==> flow/design.v <==
module cordic_step ( clock, ce, sin_in, cos_in, angle_in, t_angle, atan,
sin_out, cos_out, angle_out, t_angle_out );
parameter integer step = 0;  
parameter integer W = 12;  
input clock, ce;
input signed [W-1:0] sin_in, cos_in, angle_in, t_angle, atan;
output reg signed [W-1:0] sin_out, cos_out, angle_out, t_angle_out;
always @ (posedge clock)
begin
if( ce == 1'b1 )
begin
if(t_angle >= angle_in)
begin
cos_out <= cos_in - (sin_in >>> step);
sin_out <= ((cos_in >>> step) + sin_in);
angle_out <= angle_in + atan;
end
else if (t_angle < angle_in)
begin
cos_out <= cos_in + (sin_in >>> step);
sin_out <= -(cos_in >>> step) + sin_in;
angle_out <= angle_in - atan;
end
t_angle_out <= t_angle;
end  
end
endmodule
module mul_Kn(clock, ce, value_in, value_out, t_angle );
parameter integer W = 12;  
parameter FXP_SHIFT = 10;  
input clock, ce;
input signed[W-1:0] value_in, t_angle;
output reg signed[W-1:0] value_out;
reg signed [2*W-1:0] val, val_0, val_2, val_4, val_5, val_7, val_7_9_d, val_9;  
reg signed [2*W-1:0] val_0_2, val_4_5, val_7_9, val_0_2_4_5, val_0_2_4_5_7_9;  
always @ (posedge clock)
begin
if( ce == 1'b1 )
begin
val = value_in; val_0 <= val; val_2 <= val << 2; val_4 <= val << 4;
val_5 <= val << 5; val_7 <= val << 7; val_9 <= val << 9;
val_0_2 <= val_0 - val_2; val_4_5 <= val_4 - val_5; val_7_9 <= val_7 + val_9;
val_0_2_4_5 <= val_0_2 + val_4_5;
val_7_9_d <= val_7_9;  
val_0_2_4_5_7_9 = val_0_2_4_5 + val_7_9_d;
value_out <= val_0_2_4_5_7_9 >>> FXP_SHIFT;
end
end
endmodule
module cordic_pipeline_rtl( clock, reset, ce, angle_in, sin_out, cos_out, valid_out );
parameter integer W = 12;  
parameter FXP_MUL = 1024;  
parameter PIPE_LATENCY = 15;  
input clock, reset, ce;
input signed [W-1:0] angle_in;  
output signed [W-1:0] sin_out, cos_out;
output valid_out;
wire signed [11:0] atan[0:10];  
assign atan[0] = 12'sd804;
assign atan[1] = 12'sd475;
assign atan[2] = 12'sd251;
assign atan[3] = 12'sd127;
assign atan[4] = 12'sd64;
assign atan[5] = 12'sd32;
assign atan[6] = 12'sd16;
assign atan[7] = 12'sd8;
assign atan[8] = 12'sd4;
assign atan[9] = 12'sd2;
assign atan[10] = 12'sd1;
wire signed [W-1:0] sin_tab [0:11];
wire signed [W-1:0] cos_tab [0:11];
wire signed [W-1:0] t_angle_tab [0:11];  
wire signed [W-1:0] angle_tab [0:11];
reg unsigned [4:0] valid_cnt;  
always@(posedge clock)
begin
if ( reset == 1'b0 )
valid_cnt <= PIPE_LATENCY;  
else
if( ( valid_cnt != 0 ) && ( ce == 1'b1 ) )
valid_cnt <= valid_cnt - 1;  
end
assign valid_out = ( valid_cnt == 0 )? 1'b1 : 1'b0;  
assign cos_tab[0] = 1.0 * FXP_MUL;
assign sin_tab[0] = 0;
assign angle_tab[0] = 0;
assign t_angle_tab[0] = angle_in;
cordic_step #(0) cordic_step_0 ( clock, ce, sin_tab[0], cos_tab[0], angle_tab[0], t_angle_tab[0], atan[0],
sin_tab[1], cos_tab[1], angle_tab[1], t_angle_tab[1] );
cordic_step #(1) cordic_step_1 ( clock, ce, sin_tab[1], cos_tab[1], angle_tab[1], t_angle_tab[1], atan[1],
sin_tab[2], cos_tab[2], angle_tab[2], t_angle_tab[2] );
cordic_step #(2) cordic_step_2 ( clock, ce, sin_tab[2], cos_tab[2], angle_tab[2], t_angle_tab[2], atan[2],
sin_tab[3], cos_tab[3], angle_tab[3], t_angle_tab[3] );
cordic_step #(3) cordic_step_3 ( clock, ce, sin_tab[3], cos_tab[3], angle_tab[3], t_angle_tab[3], atan[3],
sin_tab[4], cos_tab[4], angle_tab[4], t_angle_tab[4] );
cordic_step #(4) cordic_step_4 ( clock, ce, sin_tab[4], cos_tab[4], angle_tab[4], t_angle_tab[4], atan[4],
sin_tab[5], cos_tab[5], angle_tab[5], t_angle_tab[5] );
cordic_step #(5) cordic_step_5 ( clock, ce, sin_tab[5], cos_tab[5], angle_tab[5], t_angle_tab[5], atan[5],
sin_tab[6], cos_tab[6], angle_tab[6], t_angle_tab[6] );
cordic_step #(6) cordic_step_6 ( clock, ce, sin_tab[6], cos_tab[6], angle_tab[6], t_angle_tab[6], atan[6],
sin_tab[7], cos_tab[7], angle_tab[7], t_angle_tab[7] );
cordic_step #(7) cordic_step_7 ( clock, ce, sin_tab[7], cos_tab[7], angle_tab[7], t_angle_tab[7], atan[7],
sin_tab[8], cos_tab[8], angle_tab[8], t_angle_tab[8] );
cordic_step #(8) cordic_step_8 ( clock, ce, sin_tab[8], cos_tab[8], angle_tab[8], t_angle_tab[8], atan[8],
sin_tab[9], cos_tab[9], angle_tab[9], t_angle_tab[9] );
cordic_step #(9) cordic_step_9 ( clock, ce, sin_tab[9], cos_tab[9], angle_tab[9], t_angle_tab[9], atan[9],
sin_tab[10], cos_tab[10], angle_tab[10], t_angle_tab[10] );
cordic_step #(10)cordic_step_10( clock, ce, sin_tab[10], cos_tab[10], angle_tab[10], t_angle_tab[10],
atan[10], sin_tab[11], cos_tab[11], angle_tab[11], t_angle_tab[11] );
mul_Kn mul_Kn_sin ( clock, ce, sin_tab[11], sin_out, t_angle_tab[11] );
mul_Kn mul_Kn_cos ( clock, ce, cos_tab[11], cos_out, t_angle_tab[11] );
endmodule
### From RTL to reports: cordic_pipeline_rtl

Tool output for the design above, in the order of the flow.
Lines are those of the file above, counted from 1.
The mark - stands for no value.

| design | value |
|---|---|
| design top | cordic_pipeline_rtl |
| clock port | clock |
| standard-cell library | sky130hd |
| timing corner | tt_025C_1v80 |

### Word level

Source: Yosys, flattened and elaborated. Widths are those after wreduce. Registers that Yosys merges into a memory's read port (data or address) are not register bits. Print and check cells do not count.

| operators by class | value |
|---|---|
| shift-type cells | 0 |
| bitwise gates (word level) | 0 |
| divide/modulo/power cells | 0 |
| $mul | 0 |
| reduce/logical cells | 25 |
| $lt $le $gt $ge | 22 |
| $add $sub $neg | 78 |
| equal/unequal tests | 0 |
| mux-type cells | 61 |

Operators by type and width:

| kind | count |
|---|---|
| 12-bit two-way mux | 60 |
| 12-bit >= comparator | 10 |
| 12-bit < comparator | 10 |
| 12-bit adder | 9 |
| 19-bit by 21-bit adder with 22-bit output | 2 |
| 22-bit adder | 2 |
| 15-bit by 18-bit adder with 19-bit output | 2 |
| 16-bit by 17-bit subtractor with 18-bit output | 2 |
| 12-bit by 14-bit subtractor with 15-bit output | 2 |
| 12-bit by 8-bit adder with 12-bit output (second input constant) | 2 |
| 12-bit by 8-bit subtractor with 12-bit output (second input constant) | 2 |
| 2-bit AND reduction | 11 |
| 2-bit nonzero test | 11 |
| 10-bit by 12-bit adder with 12-bit output | 1 |
| 10-bit by 12-bit adder with 12-bit output (first input constant) | 1 |
| 10-bit negator with 12-bit output | 1 |
| 11-bit by 12-bit adder with 12-bit output (first input constant) | 1 |
| 12-bit by 1-bit >= comparator with 1-bit output (second input constant) | 1 |
| 12-bit by 1-bit < comparator with 1-bit output (second input constant) | 1 |
| 12-bit by 10-bit adder with 12-bit output | 1 |
| 12-bit by 10-bit subtractor with 12-bit output | 1 |
| 12-bit by 10-bit adder with 12-bit output (second input constant) | 1 |
| 12-bit by 10-bit subtractor with 12-bit output (second input constant) | 1 |
| 12-bit by 11-bit adder with 12-bit output (first input constant) | 1 |
| 12-bit by 11-bit subtractor with 12-bit output (first input constant) | 1 |
| 12-bit by 2-bit adder with 12-bit output | 1 |
| 12-bit by 2-bit subtractor with 12-bit output | 1 |
| 12-bit by 3-bit adder with 12-bit output | 1 |

Other operator kinds: 46; their cells: 46.

| storage and ports | value |
|---|---|
| bits in latches | 0 |
| memory bits (read-only) | 0 |
| output and inout port bits | 25 |
| word width x clocked read ports | 0 |
| RAM bits | 0 |
| cells after elaboration | 252 |
| bits of input ports | 15 |
| memory cells | 0 |
| bits in registers | 849 |

### Longest topological paths

Depth = most cells in a row (Yosys ltp): at word level without a register or memory, in the mapped netlist without a sequential cell, where the memories' decode and read muxes count.

| logic depth | value |
|---|---|
| depth after elaboration | 4 |
| ABC_AREA | 1 |
| gate-level depth with buffers | 28 |
| mapped depth without buffers | 27 |

### Synthesis result

Source: synth_stat.txt of the flow (Yosys; design flattened, memories mapped). It holds for the ABC_AREA given above (unset counts as 0); a run with the other value may have another netlist.

| synthesis totals | value |
|---|---|
| buffer cells | 26 |
| mapped area | 35775.6 um2 |
| standard cells after synthesis | 3367 |
| sequential part of the area | 17847.1 um2 |
| mapped flip-flops | 596 |

Cell types:

| cell type | count | area in all (um2) |
|---|---|---|
| sky130_fd_sc_hd__edfxtp_1 | 591 | 1.77E+04 |
| sky130_fd_sc_hd__ha_1 | 455 | 5692.96 |
| sky130_fd_sc_hd__xor2_1 | 266 | 2.33E+03 |
| sky130_fd_sc_hd__nand2_1 | 507 | 1.9E+03 |
| sky130_fd_sc_hd__inv_1 | 499 | 1.87E+03 |
| sky130_fd_sc_hd__a21oi_1 | 310 | 1.55E+03 |
| sky130_fd_sc_hd__o21ai_0 | 136 | 680.653 |
| sky130_fd_sc_hd__xnor2_1 | 77 | 674.397 |
| sky130_fd_sc_hd__nand3_1 | 120 | 600.576 |
| sky130_fd_sc_hd__fa_1 | 29 | 580.557 |
| sky130_fd_sc_hd__nor2_1 | 147 | 551.779 |
| sky130_fd_sc_hd__o21bai_1 | 24 | 180.173 |
| sky130_fd_sc_hd__a21o_1 | 23 | 172.666 |
| sky130_fd_sc_hd__nor3_1 | 28 | 140.134 |
| sky130_fd_sc_hd__dfxtp_1 | 5 | 100.096 |
| sky130_fd_sc_hd__o2111ai_1 | 11 | 96.342 |
| sky130_fd_sc_hd__o31ai_1 | 11 | 82.579 |
| sky130_fd_sc_hd__nand4_1 | 13 | 81.328 |

Other cell types: 29; their cells: 115.

### Path before layout

OpenSTA on the mapped netlist: ideal clock, no wires. The path of least setup slack (recovery checks aside). Input and output delay are each 20% of the period. Register names are those of the netlist, which keeps one name where synthesis merged equal registers.

| timing post-synthesis | value |
|---|---|
| path type | flip-flop to flip-flop |
| start point | reg cordic_step_4.angle_out[5] |
| end point | reg cordic_step_5.sin_out[11] |
| delay of the path | 3787 ps |
| period | 4500 ps |
| path slack | 712 ps |
| arrival | 3535 ps |
| required time | 4248 ps |
| driving pins on the path | 26 |
| time at the first pin | 0 ps |
| path buffers | 1 |
| library setup time | 252 ps |
| synthesis period reached | 3788 ps |

"delay of the path" is the arrival time less input delay plus setup time.
"driving pins on the path": output pins that drive a net of the path, with the launching flip-flop's if there is one; two outputs of one cell count as two.
"synthesis period reached" = period - worst setup slack (recovery checks aside). The figure is calculated, with input and output delays left at 20% of the set period.
The rows between start and end are the longest chain of elaborated cells between them; the timing report does not say that the signal goes this way. Where chains are equally long, one stands for them.
Each line given opens the expression or statement behind the cell; cells for indexed reads and writes are added by Yosys, which also makes memories of some case tables.
The path ends at the data pin of a flip-flop with enable; ways to the enable are not counted.

| between the ends, post-synthesis | value |
|---|---|
| path through | sky130_fd_sc_hd__edfxtp_1 -> sky130_fd_sc_hd__inv_1 -> sky130_fd_sc_hd__ha_1 -> sky130_fd_sc_hd__a21oi_1 -> sky130_fd_sc_hd__o21ai_0 -> sky130_fd_sc_hd__nand2_1 -> sky130_fd_sc_hd__o2111ai_1 -> sky130_fd_sc_hd__or2_2 -> sky130_fd_sc_hd__nand2_1 -> sky130_fd_sc_hd__inv_1 -> sky130_fd_sc_hd__clkbuf_1 -> sky130_fd_sc_hd__o21ai_0 -> sky130_fd_sc_hd__xor2_1 -> sky130_fd_sc_hd__inv_1 -> sky130_fd_sc_hd__ha_1 -> sky130_fd_sc_hd__a21oi_1 -> sky130_fd_sc_hd__o21ai_0 -> sky130_fd_sc_hd__a21oi_1 -> sky130_fd_sc_hd__nor2_1 -> sky130_fd_sc_hd__o21ai_0 -> sky130_fd_sc_hd__nand2_1 -> sky130_fd_sc_hd__nand2_1 -> sky130_fd_sc_hd__nand2_1 -> sky130_fd_sc_hd__a21oi_1 -> sky130_fd_sc_hd__nand3b_1 -> sky130_fd_sc_hd__nand2_1 |
| cells in the longest elaborated chain | 3 |
| elaborated cells on any way between the ends | 4 |
| RTL lines with such cells | 2 |
| classes of those cells | 2 x compare; 2 x mux |

Ends and longest elaborated chain, post-synthesis:

| what | RTL line | text |
|---|---|---|
| from (decl) | 7 | `output reg signed [W-1:0] sin_out, cos_out, angle_out, t_angle_out;` |
| from (assign) | 16 | `angle_out <= angle_in + atan;` |
| from (assign) | 22 | `angle_out <= angle_in - atan;` |
| 12-bit < comparator | 18 | `else if (t_angle < angle_in)` |
| 12-bit two-way mux | 18 |  |
| 12-bit two-way mux | 12 | `if(t_angle >= angle_in)` |
| to (assign) | 15 | `sin_out <= ((cos_in >>> step) + sin_in);` |
| to (assign) | 21 | `sin_out <= -(cos_in >>> step) + sin_in;` |
| to (decl) | 7 |  |

### Timing after layout

Path of least setup slack in the final report of run B (OpenROAD, finished layout, wires in). Where an end is a register, its clock arrival counts in the times.
The path's times are printed in steps of 10 ps; the period is the one set.

| timing after layout | value |
|---|---|
| path type | flip-flop to flip-flop |
| start point | reg cordic_step_1.angle_out[3] |
| end point | reg cordic_step_2.angle_out[10] |
| path buffers | 1 |
| library setup time | 240 ps |
| required time | 4870 ps |
| driving pins on the path | 23 |
| path slack | 190 ps |
| arrival | 4680 ps |
| time at the first pin | 620 ps |
| period | 4500 ps |

The rows between start and end are the longest chain of elaborated cells between them; the timing report does not say that the signal goes this way. Where chains are equally long, one stands for them.
The path ends at the data pin of a flip-flop with enable; ways to the enable are not counted.

| between the ends, after layout | value |
|---|---|
| path through | sky130_fd_sc_hd__edfxtp_1 -> sky130_fd_sc_hd__inv_1 -> sky130_fd_sc_hd__ha_1 -> sky130_fd_sc_hd__a21oi_1 -> sky130_fd_sc_hd__o21ai_0 -> sky130_fd_sc_hd__nand3_1 -> sky130_fd_sc_hd__o2111ai_1 -> sky130_fd_sc_hd__or2_2 -> sky130_fd_sc_hd__nand2_1 -> sky130_fd_sc_hd__buf_4 -> sky130_fd_sc_hd__ha_1 -> sky130_fd_sc_hd__a21oi_1 -> sky130_fd_sc_hd__o21ai_0 -> sky130_fd_sc_hd__nand2_1 -> sky130_fd_sc_hd__nand2_1 -> sky130_fd_sc_hd__a21oi_1 -> sky130_fd_sc_hd__nor2_1 -> sky130_fd_sc_hd__nor2_1 -> sky130_fd_sc_hd__o21bai_1 -> sky130_fd_sc_hd__nand2_1 -> sky130_fd_sc_hd__nand2_1 -> sky130_fd_sc_hd__a21oi_1 -> sky130_fd_sc_hd__xnor2_1 |
| cells in the longest elaborated chain | 3 |
| elaborated cells on any way between the ends | 6 |
| RTL lines with such cells | 4 |
| classes of those cells | 2 x add/sub; 2 x compare; 2 x mux |

Ends and longest elaborated chain, after layout:

| what | RTL line | text |
|---|---|---|
| from (decl) | 7 | `output reg signed [W-1:0] sin_out, cos_out, angle_out, t_angle_out;` |
| from (assign) | 16 | `angle_out <= angle_in + atan;` |
| from (assign) | 22 | `angle_out <= angle_in - atan;` |
| 12-bit by 9-bit subtractor with 12-bit output | 22 |  |
| 12-bit two-way mux | 18 | `else if (t_angle < angle_in)` |
| 12-bit two-way mux | 12 | `if(t_angle >= angle_in)` |
| to (assign) | 16 |  |
| to (assign) | 22 |  |
| to (decl) | 7 |  |

# Flow runs of cordic_pipeline_rtl

Below are 6 stored runs of the flow (Yosys, OpenROAD; platform sky130hd) on cordic_pipeline_rtl, each with its settings and what was measured, unordered. Constraints: input delay and output delay 20% of the set period each, output load 0.01 pF.
"achieved period": clock period set for the run, less the worst setup slack. It is reckoned from that one timing run; input and output delays stay at 20% of the period that was set.
"allowed time less slack (worst setup path)" = time allowed to the worst setup path (clock period - input delay - output delay, where it has them) - its slack; a late launch clock adds to it, a late capture clock takes from it.
"allowed time less slack (worst setup path)" is given in steps of 10 ps.

#### Run A

| setting | value |
|---|---|
| CAP_MARGIN | `15` |
| CELL_PAD_IN_SITES_DETAIL_PLACEMENT | `0` |
| CELL_PAD_IN_SITES_GLOBAL_PLACEMENT | `2` |
| CORE_ASPECT_RATIO | `1.03` |
| CORE_MARGIN | `3` |
| CORE_UTILIZATION | `68` |
| CTS_CLUSTER_DIAMETER | `189` |
| GPL_ROUTABILITY_DRIVEN | `0` |
| GPL_TIMING_DRIVEN | `1` |
| PLACE_DENSITY | `0.53` |
| SETUP_SLACK_MARGIN | `-0.37` |
| period_ns | `4.5` |
| SLEW_MARGIN | `20` |

Stopped before the end: placement reported GPL-0301.

#### Run B

| setting | value |
|---|---|
| ABC_AREA | `1` |
| CAP_MARGIN | `30` |
| CELL_PAD_IN_SITES_DETAIL_PLACEMENT | `2` |
| CELL_PAD_IN_SITES_GLOBAL_PLACEMENT | `0` |
| CORE_ASPECT_RATIO | `0.72` |
| CORE_MARGIN | `6` |
| CORE_UTILIZATION | `40` |
| CTS_CLUSTER_DIAMETER | `304` |
| GPL_TIMING_DRIVEN | `1` |
| PLACE_DENSITY_LB_ADDON | `0.1` |
| TNS_END_PERCENT | `15` |
| period_ns | `4.5` |
| SLEW_MARGIN | `20` |

| result | value |
|---|---|
| area of the die | 96858.1 um2 |
| worst hold slack | 417 ps |
| worst slack on setup checks | 190 ps |
| netlist area reported by Yosys | 35775.6 um2 |
| final setup TNS | 0 ps |
| standard-cell area of the final layout | 39995.9 um2 |
| allowed time less slack (worst setup path) | 4310 ps |
| kind of the worst setup path | flip-flop to flip-flop |
| final utilization | 45.4% |
| achieved period | 4310 ps |

#### Run C

| setting | value |
|---|---|
| CELL_PAD_IN_SITES_GLOBAL_PLACEMENT | `2` |
| CORE_ASPECT_RATIO | `0.6` |
| CORE_MARGIN | `4` |
| CORE_UTILIZATION | `60` |
| GPL_TIMING_DRIVEN | `0` |
| PLACE_DENSITY_LB_ADDON | `0.13` |
| SETUP_SLACK_MARGIN | `0.66` |
| period_ns | `3.04` |
| CAP_MARGIN | `20` |
| SLEW_MARGIN | `20` |

Stopped before the end: placement reported FLW-0024.

#### Run D

| setting | value |
|---|---|
| CAP_MARGIN | `15` |
| CELL_PAD_IN_SITES_DETAIL_PLACEMENT | `0` |
| CELL_PAD_IN_SITES_GLOBAL_PLACEMENT | `3` |
| CORE_ASPECT_RATIO | `1.33` |
| CORE_MARGIN | `3` |
| CORE_UTILIZATION | `54` |
| CTS_CLUSTER_DIAMETER | `189` |
| GPL_ROUTABILITY_DRIVEN | `1` |
| GPL_TIMING_DRIVEN | `0` |
| HOLD_SLACK_MARGIN | `0.02` |
| MIN_ROUTING_LAYER | `met2` |
| PLACE_DENSITY_LB_ADDON | `0.09` |
| SETUP_SLACK_MARGIN | `-0.37` |
| SLEW_MARGIN | `40` |
| period_ns | `4.5` |

Stopped before the end: placement reported FLW-0024.

#### Run E

| setting | value |
|---|---|
| CORE_ASPECT_RATIO | `0.72` |
| CORE_MARGIN | `4` |
| CORE_UTILIZATION | `40` |
| CTS_CLUSTER_DIAMETER | `304` |
| GPL_TIMING_DRIVEN | `0` |
| TNS_END_PERCENT | `15` |
| period_ns | `4.5` |
| CAP_MARGIN | `20` |
| SLEW_MARGIN | `20` |

| result | value |
|---|---|
| achieved period | 4387 ps |
| final setup TNS | 0 ps |
| allowed time less slack (worst setup path) | 4390 ps |
| kind of the worst setup path | flip-flop to flip-flop |
| worst slack on setup checks | 113 ps |
| area of the die | 93321.0 um2 |
| standard-cell area of the final layout | 39965.8 um2 |
| worst hold slack | 412 ps |
| final utilization | 45.6% |
| netlist area reported by Yosys | 35373.9 um2 |

#### Run F

| setting | value |
|---|---|
| CELL_PAD_IN_SITES_GLOBAL_PLACEMENT | `0` |
| CORE_MARGIN | `6` |
| CORE_UTILIZATION | `65` |
| GPL_TIMING_DRIVEN | `0` |
| HOLD_SLACK_MARGIN | `0.23` |
| PLACE_DENSITY_LB_ADDON | `0.12` |
| period_ns | `2.46` |
| CAP_MARGIN | `20` |
| SLEW_MARGIN | `20` |

| result | value |
|---|---|
| achieved period | 4265 ps |
| allowed time less slack (worst setup path) | 4270 ps |
| kind of the worst setup path | flip-flop to flip-flop |
| final setup TNS | -252254 ps |
| netlist area reported by Yosys | 35373.9 um2 |
| worst slack on setup checks | -1805 ps |
| standard-cell area of the final layout | 46059.2 um2 |
| area of the die | 60164.7 um2 |
| worst hold slack | 266 ps |
| final utilization | 86.6% |
